==> flow/design.v <==
module gainBal (
    input  wire             clk,
    input  wire             rstn,
    input  wire             din_val,
    input  wire [255:0]     din,
    input  wire [63:0]      gain,
    input  wire [31:0]      bal,
    output reg              dout_val,
    output reg  [255:0]     dout
);
reg [7:0]  gain_mem[7:0];
reg [7:0]  bal_mem[3:0];
reg [15:0] mult[0:7];
reg [47:0] quot[0:7];
integer i, j, k, l;
always @* begin
    for (l=0; l<8; l=l+1) begin
        gain_mem[l]     = gain[8*l +: 8];
        if (l < 4)
            bal_mem[l]  = bal[8*l +: 8];
    end
end
always @(posedge clk or negedge rstn) begin
    if (!rstn) begin
        for (i=0; i<8; i=i+1) begin
            mult[i] <= 16'd0;
        end
    end
    else begin
        for (i=0; i<4; i=i+1) begin
            mult[2*i  ] <= {{8{gain_mem[2*i  ][7]}}, gain_mem[2*i  ]} * {{8{~bal_mem[i][7]}}, ~bal_mem[i]};
            mult[2*i+1] <= {{8{gain_mem[2*i+1][7]}}, gain_mem[2*i+1]} * {{8{ bal_mem[i][7]}},  bal_mem[i]};
        end
    end
end
always @(posedge clk or negedge rstn) begin
    if (!rstn) begin
        dout_val    <= 1'b0;
        for (j=0; j<8; j=j+1) begin
            quot[j] <= 48'd0;
        end
    end
    else begin
        dout_val    <= din_val;
        for (j=0; j<8; j=j+1) begin
            quot[j] <= {16'd0, din[32*j +:32]} * {{32{mult[j][15]}}, mult[j]};
        end
    end
end
always @* begin
    for (k=0; k<8; k=k+1) begin
        dout[32*k +:32] = quot[k][47:16];
    end
end
endmodule
### Step by step through the tools: gainBal

Module gainBal before and after one edit of its RTL, step after step.
"original" refers to lines of the RTL above, "edited" to lines of the edited file.
"difference": "edited" minus "original" as printed here. "rel. change": 100 x difference / "original".
Operators carry their Yosys type and port widths (W data, S select, Z words).
Cell names lack the library's common part.
Not given: --

| design | value |
|---|---|
| top module | gainBal |
| clock port | clk |
| standard-cell library | sky130hd |
| library corner | tt_025C_1v80 |

### Edit of the RTL

The edit as a unified diff against the file above.
A script made this edit. It changes what the design does and was not meant as an optimisation.

```diff
@@ -4,9 +4,11 @@
     input  wire             din_val,
     input  wire [255:0]     din,
-    input  wire [63:0]      gain,
+    input  wire [63:0]      gain_pad,
     input  wire [31:0]      bal,
     output reg              dout_val,
     output reg  [255:0]     dout
 );
+reg [63:0] gain;
+always @(posedge clk) gain <= gain_pad;
 reg [7:0]  gain_mem[7:0];
 reg [7:0]  bal_mem[3:0];
```

### After elaboration

Source: Yosys, flattened and elaborated. Widths are those after wreduce; folded enables and synchronous resets count as part of the registers. Registers that Yosys merges into a memory's read port (data or address) are not register bits. Print and check cells do not count. Equal cells are merged and count once.

Word-level totals:

| element | original | edited | difference | rel. change (%) |
|---|---|---|---|---|
| bits in registers | 513 | 577 | +64 | +12.48 |
| bits of input ports | 355 | 355 | 0 | 0.00 |
| output and inout bits | 257 | 257 | 0 | 0.00 |

Operators by class:

| element | original | edited | difference | rel. change (%) |
|---|---|---|---|---|
| multipliers | 16 | 16 | 0 | 0.00 |
| bitwise logic cells | 8 | 8 | 0 | 0.00 |

Operators by type and width:

| operator | original | edited | difference | rel. change (%) |
|---|---|---|---|---|
| $mul A33 B16 Y48 | 8 | 8 | 0 | 0.00 |
| $mul A8 B8 Y16 | 4 | 4 | 0 | 0.00 |
| $mul A8 B9 Y16 | 4 | 4 | 0 | 0.00 |
| $not A1 Y1 | 4 | 4 | 0 | 0.00 |
| $not A8 Y8 | 4 | 4 | 0 | 0.00 |

### Depth

Longest topological path by Yosys (ltp), each cell counted once; first at word level (registers and memories cut), then after technology mapping (sequential cells cut; the memories' decode and read muxes count).

Depth:

| element | original | edited | difference | rel. change (%) |
|---|---|---|---|---|
| depth after elaboration | 2 | 2 | 0 | 0.00 |
| ABC_AREA | 0 | 0 | -- | -- |
| gate-level depth with buffers | 25 | 25 | 0 | 0.00 |

### Mapped cells and area

The flow's flattened synthesis, as Yosys stat reports it; memories are mapped. The netlist is that of the ABC_AREA named above (0 if unset); the other value can give another one.

Cell types:

| type | original | edited | difference | rel. change (%) |
|---|---|---|---|---|
| dfxtp_1 | 0 | 64 | +64 | -- |
| nand2_1 | 2373 | 2400 | +27 | +1.14 |
| nor2_1 | 369 | 394 | +25 | +6.78 |
| xor2_1 | 100 | 85 | -15 | -15.00 |
| o21bai_1 | 42 | 27 | -15 | -35.71 |
| inv_1 | 4625 | 4611 | -14 | -0.30 |
| o21ai_1 | 2 | 16 | +14 | +700.00 |
| nand4_1 | 35 | 46 | +11 | +31.43 |
| nand2b_1 | 188 | 197 | +9 | +4.79 |
| o21a_1 | 45 | 54 | +9 | +20.00 |
| clkbuf_1 | 671 | 679 | +8 | +1.19 |
| nor3_1 | 43 | 51 | +8 | +18.60 |
| a31oi_1 | 13 | 21 | +8 | +61.54 |
| a31o_2 | 9 | 1 | -8 | -88.89 |
| a21oi_1 | 249 | 256 | +7 | +2.81 |
| nor3b_1 | 1 | 8 | +7 | +700.00 |
| o21ai_0 | 136 | 142 | +6 | +4.41 |
| a221o_1 | 7 | 1 | -6 | -85.71 |

Not every row of either side is listed.

Mapped netlist:

| element | original | edited | difference | rel. change (%) |
|---|---|---|---|---|
| standard cells after synthesis | 17230 | 17366 | +136 | +0.79 |
| synthesis area (sq um) | 156790.4 | 158265.5 | +1475.1 | +0.94 |
| sequential area (sq um) | 9634.2 | 10915.5 | +1281.3 | +13.30 |
| flip-flops | 385 | 449 | +64 | +16.62 |
| buffers | 684 | 691 | +7 | +1.02 |

### Worst setup path after synthesis

Source: OpenSTA report_checks on the synthesized netlist (no wires, ideal clock, input and output delay 20% of the period each), path of least setup slack; recovery checks are left aside. Register names are those of the netlist, which keeps one name where synthesis merged equal registers.

Path after synthesis:

| element | original | edited | difference | rel. change (%) |
|---|---|---|---|---|
| kind | input to register | input to register | -- | -- |
| from | input din[75] | input din[18] | -- | -- |
| to | register quot[2][42] | register quot[0][47] | -- | -- |
| period (ps) | 9000 | 9000 | 0 | 0.00 |
| library setup time (ps) | 128 | 80 | -48 | -- |
| time at the first pin (ps) | 1800 | 1800 | 0 | 0.00 |
| arrival time (ps) | 7689 | 7599 | -90 | -1.17 |
| data required time (ps) | 8872 | 8920 | +48 | +0.54 |
| slack (ps) | 1184 | 1321 | +137 | -- |
| delay of the path (ps) | 6017 | 5879 | -138 | -2.29 |
| stages | 22 | 22 | 0 | 0.00 |
| path buffers | 1 | 1 | 0 | 0.00 |
| synthesis period reached (ps) | 7816 | 7679 | -137 | -1.75 |

"delay of the path" = arrival - input delay + setup time.
"stages" counts driving pins, that of a launching flip-flop among them; a cell with two outputs on the path counts twice.
"synthesis period reached" = period - worst setup slack (recovery checks aside). The figure is calculated, with input and output delays left at 20% of the set period.
Between the ends stands the longest chain of elaborated cells between them, by number of cells; it is not shown to be the way that was timed. Of several equally long chains one is given.
A line is the first line of the expression or statement that the cell stems from. Yosys adds cells for indexed reads and writes and turns some case tables into memories.

| on the way, after synthesis, original | value |
|---|---|
| cell sequence | clkbuf_1 nand2_1 fa_1 fa_1 fa_1 inv_1 fa_1 fa_1 inv_1 fa_1 inv_1 ha_1 a21o_1 a21o_1 a211o_1 a221oi_1 a211oi_2 a21oi_1 a21boi_0 a311oi_1 o21bai_1 xor2_1 |
| cells in the longest elaborated chain | 1 |
| elaborated cells on any way between the ends | 1 |
| RTL lines with such cells | 1 |

RTL lines, path after synthesis, original:

| element | RTL line | source |
|---|---|---|
| start, declared | 5 | `input  wire [255:0]     din,` |
| $mul A33 B16 Y48 | 46 | `quot[j] <= {16'd0, din[32*j +:32]} * {{32{mult[j][15]}}, mult[j]};` |
| end, assigned | 40 | `quot[j] <= 48'd0;` |
| end, assigned | 46 |  |
| end, declared | 14 | `reg [47:0] quot[0:7];` |

| on the way, after synthesis, edited | value |
|---|---|
| cell sequence | clkbuf_1 nand2_1 fa_1 fa_1 fa_1 inv_1 fa_1 fa_1 inv_1 fa_1 inv_1 ha_1 and3_4 and4_4 a41oi_1 o21ai_1 o211ai_2 o31ai_1 a22o_1 or4b_4 a31oi_2 xnor2_1 |
| cells in the longest elaborated chain | 1 |
| elaborated cells on any way between the ends | 1 |
| RTL lines with such cells | 1 |

RTL lines, path after synthesis, edited:

| element | RTL line | source |
|---|---|---|
| start, declared | 5 | `input  wire [255:0]     din,` |
| $mul A33 B16 Y48 | 48 | `quot[j] <= {16'd0, din[32*j +:32]} * {{32{mult[j][15]}}, mult[j]};` |
| end, assigned | 42 | `quot[j] <= 48'd0;` |
| end, assigned | 48 |  |
| end, declared | 16 | `reg [47:0] quot[0:7];` |

### Worst path after layout

Path of least setup slack in the final report of the runs of set A (OpenROAD, finished layout, wires in). Where an end is a register, its clock arrival counts in the times.
The path's times are printed in steps of 10 ps; the period is the one set.

Path after layout:

| element | original | edited | difference | rel. change (%) |
|---|---|---|---|---|
| kind | input to register | input to register | -- | -- |
| from | input din[72] | input din[231] | -- | -- |
| to | register quot[2][47] | register quot[7][47] | -- | -- |
| period (ps) | 9000 | 9000 | 0 | 0.00 |
| library setup time (ps) | 120 | 120 | 0 | -- |
| time at the first pin (ps) | 1800 | 1800 | 0 | 0.00 |
| arrival time (ps) | 9020 | 9000 | -20 | -0.22 |
| data required time (ps) | 9670 | 9670 | 0 | 0.00 |
| slack (ps) | 650 | 670 | +20 | -- |
| stages | 24 | 26 | +2 | +8.33 |
| path buffers | 3 | 4 | +1 | +33.33 |

Between the ends stands the longest chain of elaborated cells between them, by number of cells; it is not shown to be the way that was timed. Of several equally long chains one is given.

| on the way, after layout, original | value |
|---|---|
| cell sequence | clkdlybuf4s50_1 buf_12 buf_4 nand2_1 fa_1 inv_1 fa_1 fa_1 fa_1 fa_1 inv_1 fa_1 inv_1 ha_1 o211ai_1 a211oi_1 and2_1 a221oi_1 a211oi_2 o2111ai_1 or4b_2 a21boi_0 nor2_1 xnor2_1 |
| cells in the longest elaborated chain | 1 |
| elaborated cells on any way between the ends | 1 |
| RTL lines with such cells | 1 |

RTL lines, path after layout, original:

| element | RTL line | source |
|---|---|---|
| start, declared | 5 | `input  wire [255:0]     din,` |
| $mul A33 B16 Y48 | 46 | `quot[j] <= {16'd0, din[32*j +:32]} * {{32{mult[j][15]}}, mult[j]};` |
| end, assigned | 40 | `quot[j] <= 48'd0;` |
| end, assigned | 46 |  |
| end, declared | 14 | `reg [47:0] quot[0:7];` |

| on the way, after layout, edited | value |
|---|---|
| cell sequence | clkdlybuf4s50_1 and2_1 fa_1 inv_1 fa_1 fa_1 inv_1 fa_1 fa_1 inv_1 fa_1 inv_1 ha_1 nand2_1 o211ai_1 nand2_1 o21ai_1 buf_4 o21ai_1 buf_4 o311ai_1 nand2_1 o31ai_1 buf_4 o21ai_1 xnor2_1 |
| cells in the longest elaborated chain | 1 |
| elaborated cells on any way between the ends | 1 |
| RTL lines with such cells | 1 |

RTL lines, path after layout, edited:

| element | RTL line | source |
|---|---|---|
| start, declared | 5 | `input  wire [255:0]     din,` |
| $mul A33 B16 Y48 | 48 | `quot[j] <= {16'd0, din[32*j +:32]} * {{32{mult[j][15]}}, mult[j]};` |
| end, assigned | 42 | `quot[j] <= 48'd0;` |
| end, assigned | 48 |  |
| end, declared | 16 | `reg [47:0] quot[0:7];` |

### Flow runs

Runs of the flow (Yosys, OpenROAD) on both versions; the two runs of a pair have the same settings. The constraints put input and output delay at 20% of the set period each and load the outputs with 0.01 pF.

| settings, set A | value |
|---|---|
| CORE_UTILIZATION | 40 |
| period_ns | 9.0 |
| CAP_MARGIN | 20 |
| CORE_MARGIN | 2 |
| SLEW_MARGIN | 20 |

Final reports, set A:

| element | original | edited | difference | rel. change (%) |
|---|---|---|---|---|
| area of the synthesized netlist (sq um) | 156790.4 | 158265.5 | +1475.1 | +0.94 |
| die footprint (sq um) | 397001.0 | 400714.0 | +3713.0 | +0.94 |
| std-cell area (final layout) (sq um) | 174140.0 | 175745.0 | +1605.0 | +0.92 |
| utilization in the final report | 0.447 | 0.447 | 0.000 | -- |
| lowest setup slack (ps) | 653 | 670 | +17 | -- |
| post-route setup TNS (ps) | 0 | 0 | 0 | -- |
| post-route worst hold slack (ps) | 969 | 603 | -366 | -- |
| period achieved (ps) | 8347 | 8330 | -17 | -0.20 |

| settings, set B | value |
|---|---|
| CAP_MARGIN | 10 |
| CELL_PAD_IN_SITES_GLOBAL_PLACEMENT | 1 |
| CORE_ASPECT_RATIO | 0.53 |
| CORE_UTILIZATION | 68 |
| CTS_CLUSTER_SIZE | 36 |
| GPL_TIMING_DRIVEN | 1 |
| MIN_ROUTING_LAYER | met1 |
| PLACE_DENSITY_LB_ADDON | 0.2 |
| SETUP_SLACK_MARGIN | 1.06 |
| SLEW_MARGIN | 0 |
| TNS_END_PERCENT | 85 |
| period_ns | 5.76 |
| CORE_MARGIN | 2 |

Final reports, set B:

| element | original | edited | difference | rel. change (%) |
|---|---|---|---|---|
| area of the synthesized netlist (sq um) | 156790.4 | 158265.5 | +1475.1 | +0.94 |
| die footprint (sq um) | 234625.0 | 236816.0 | +2191.0 | +0.93 |
| std-cell area (final layout) (sq um) | 197353.0 | 202265.0 | +4912.0 | +2.49 |
| utilization in the final report | 0.86 | 0.878 | +0.018 | -- |
| lowest setup slack (ps) | -1214 | -1039 | +175 | -- |
| post-route setup TNS (ps) | -152449 | -135274 | +17175 | -- |
| period achieved (ps) | 6974 | 6799 | -175 | -2.51 |

"period achieved": clock period set for the run, less the worst setup slack. It is reckoned from that one timing run; input and output delays stay at 20% of the period that was set.
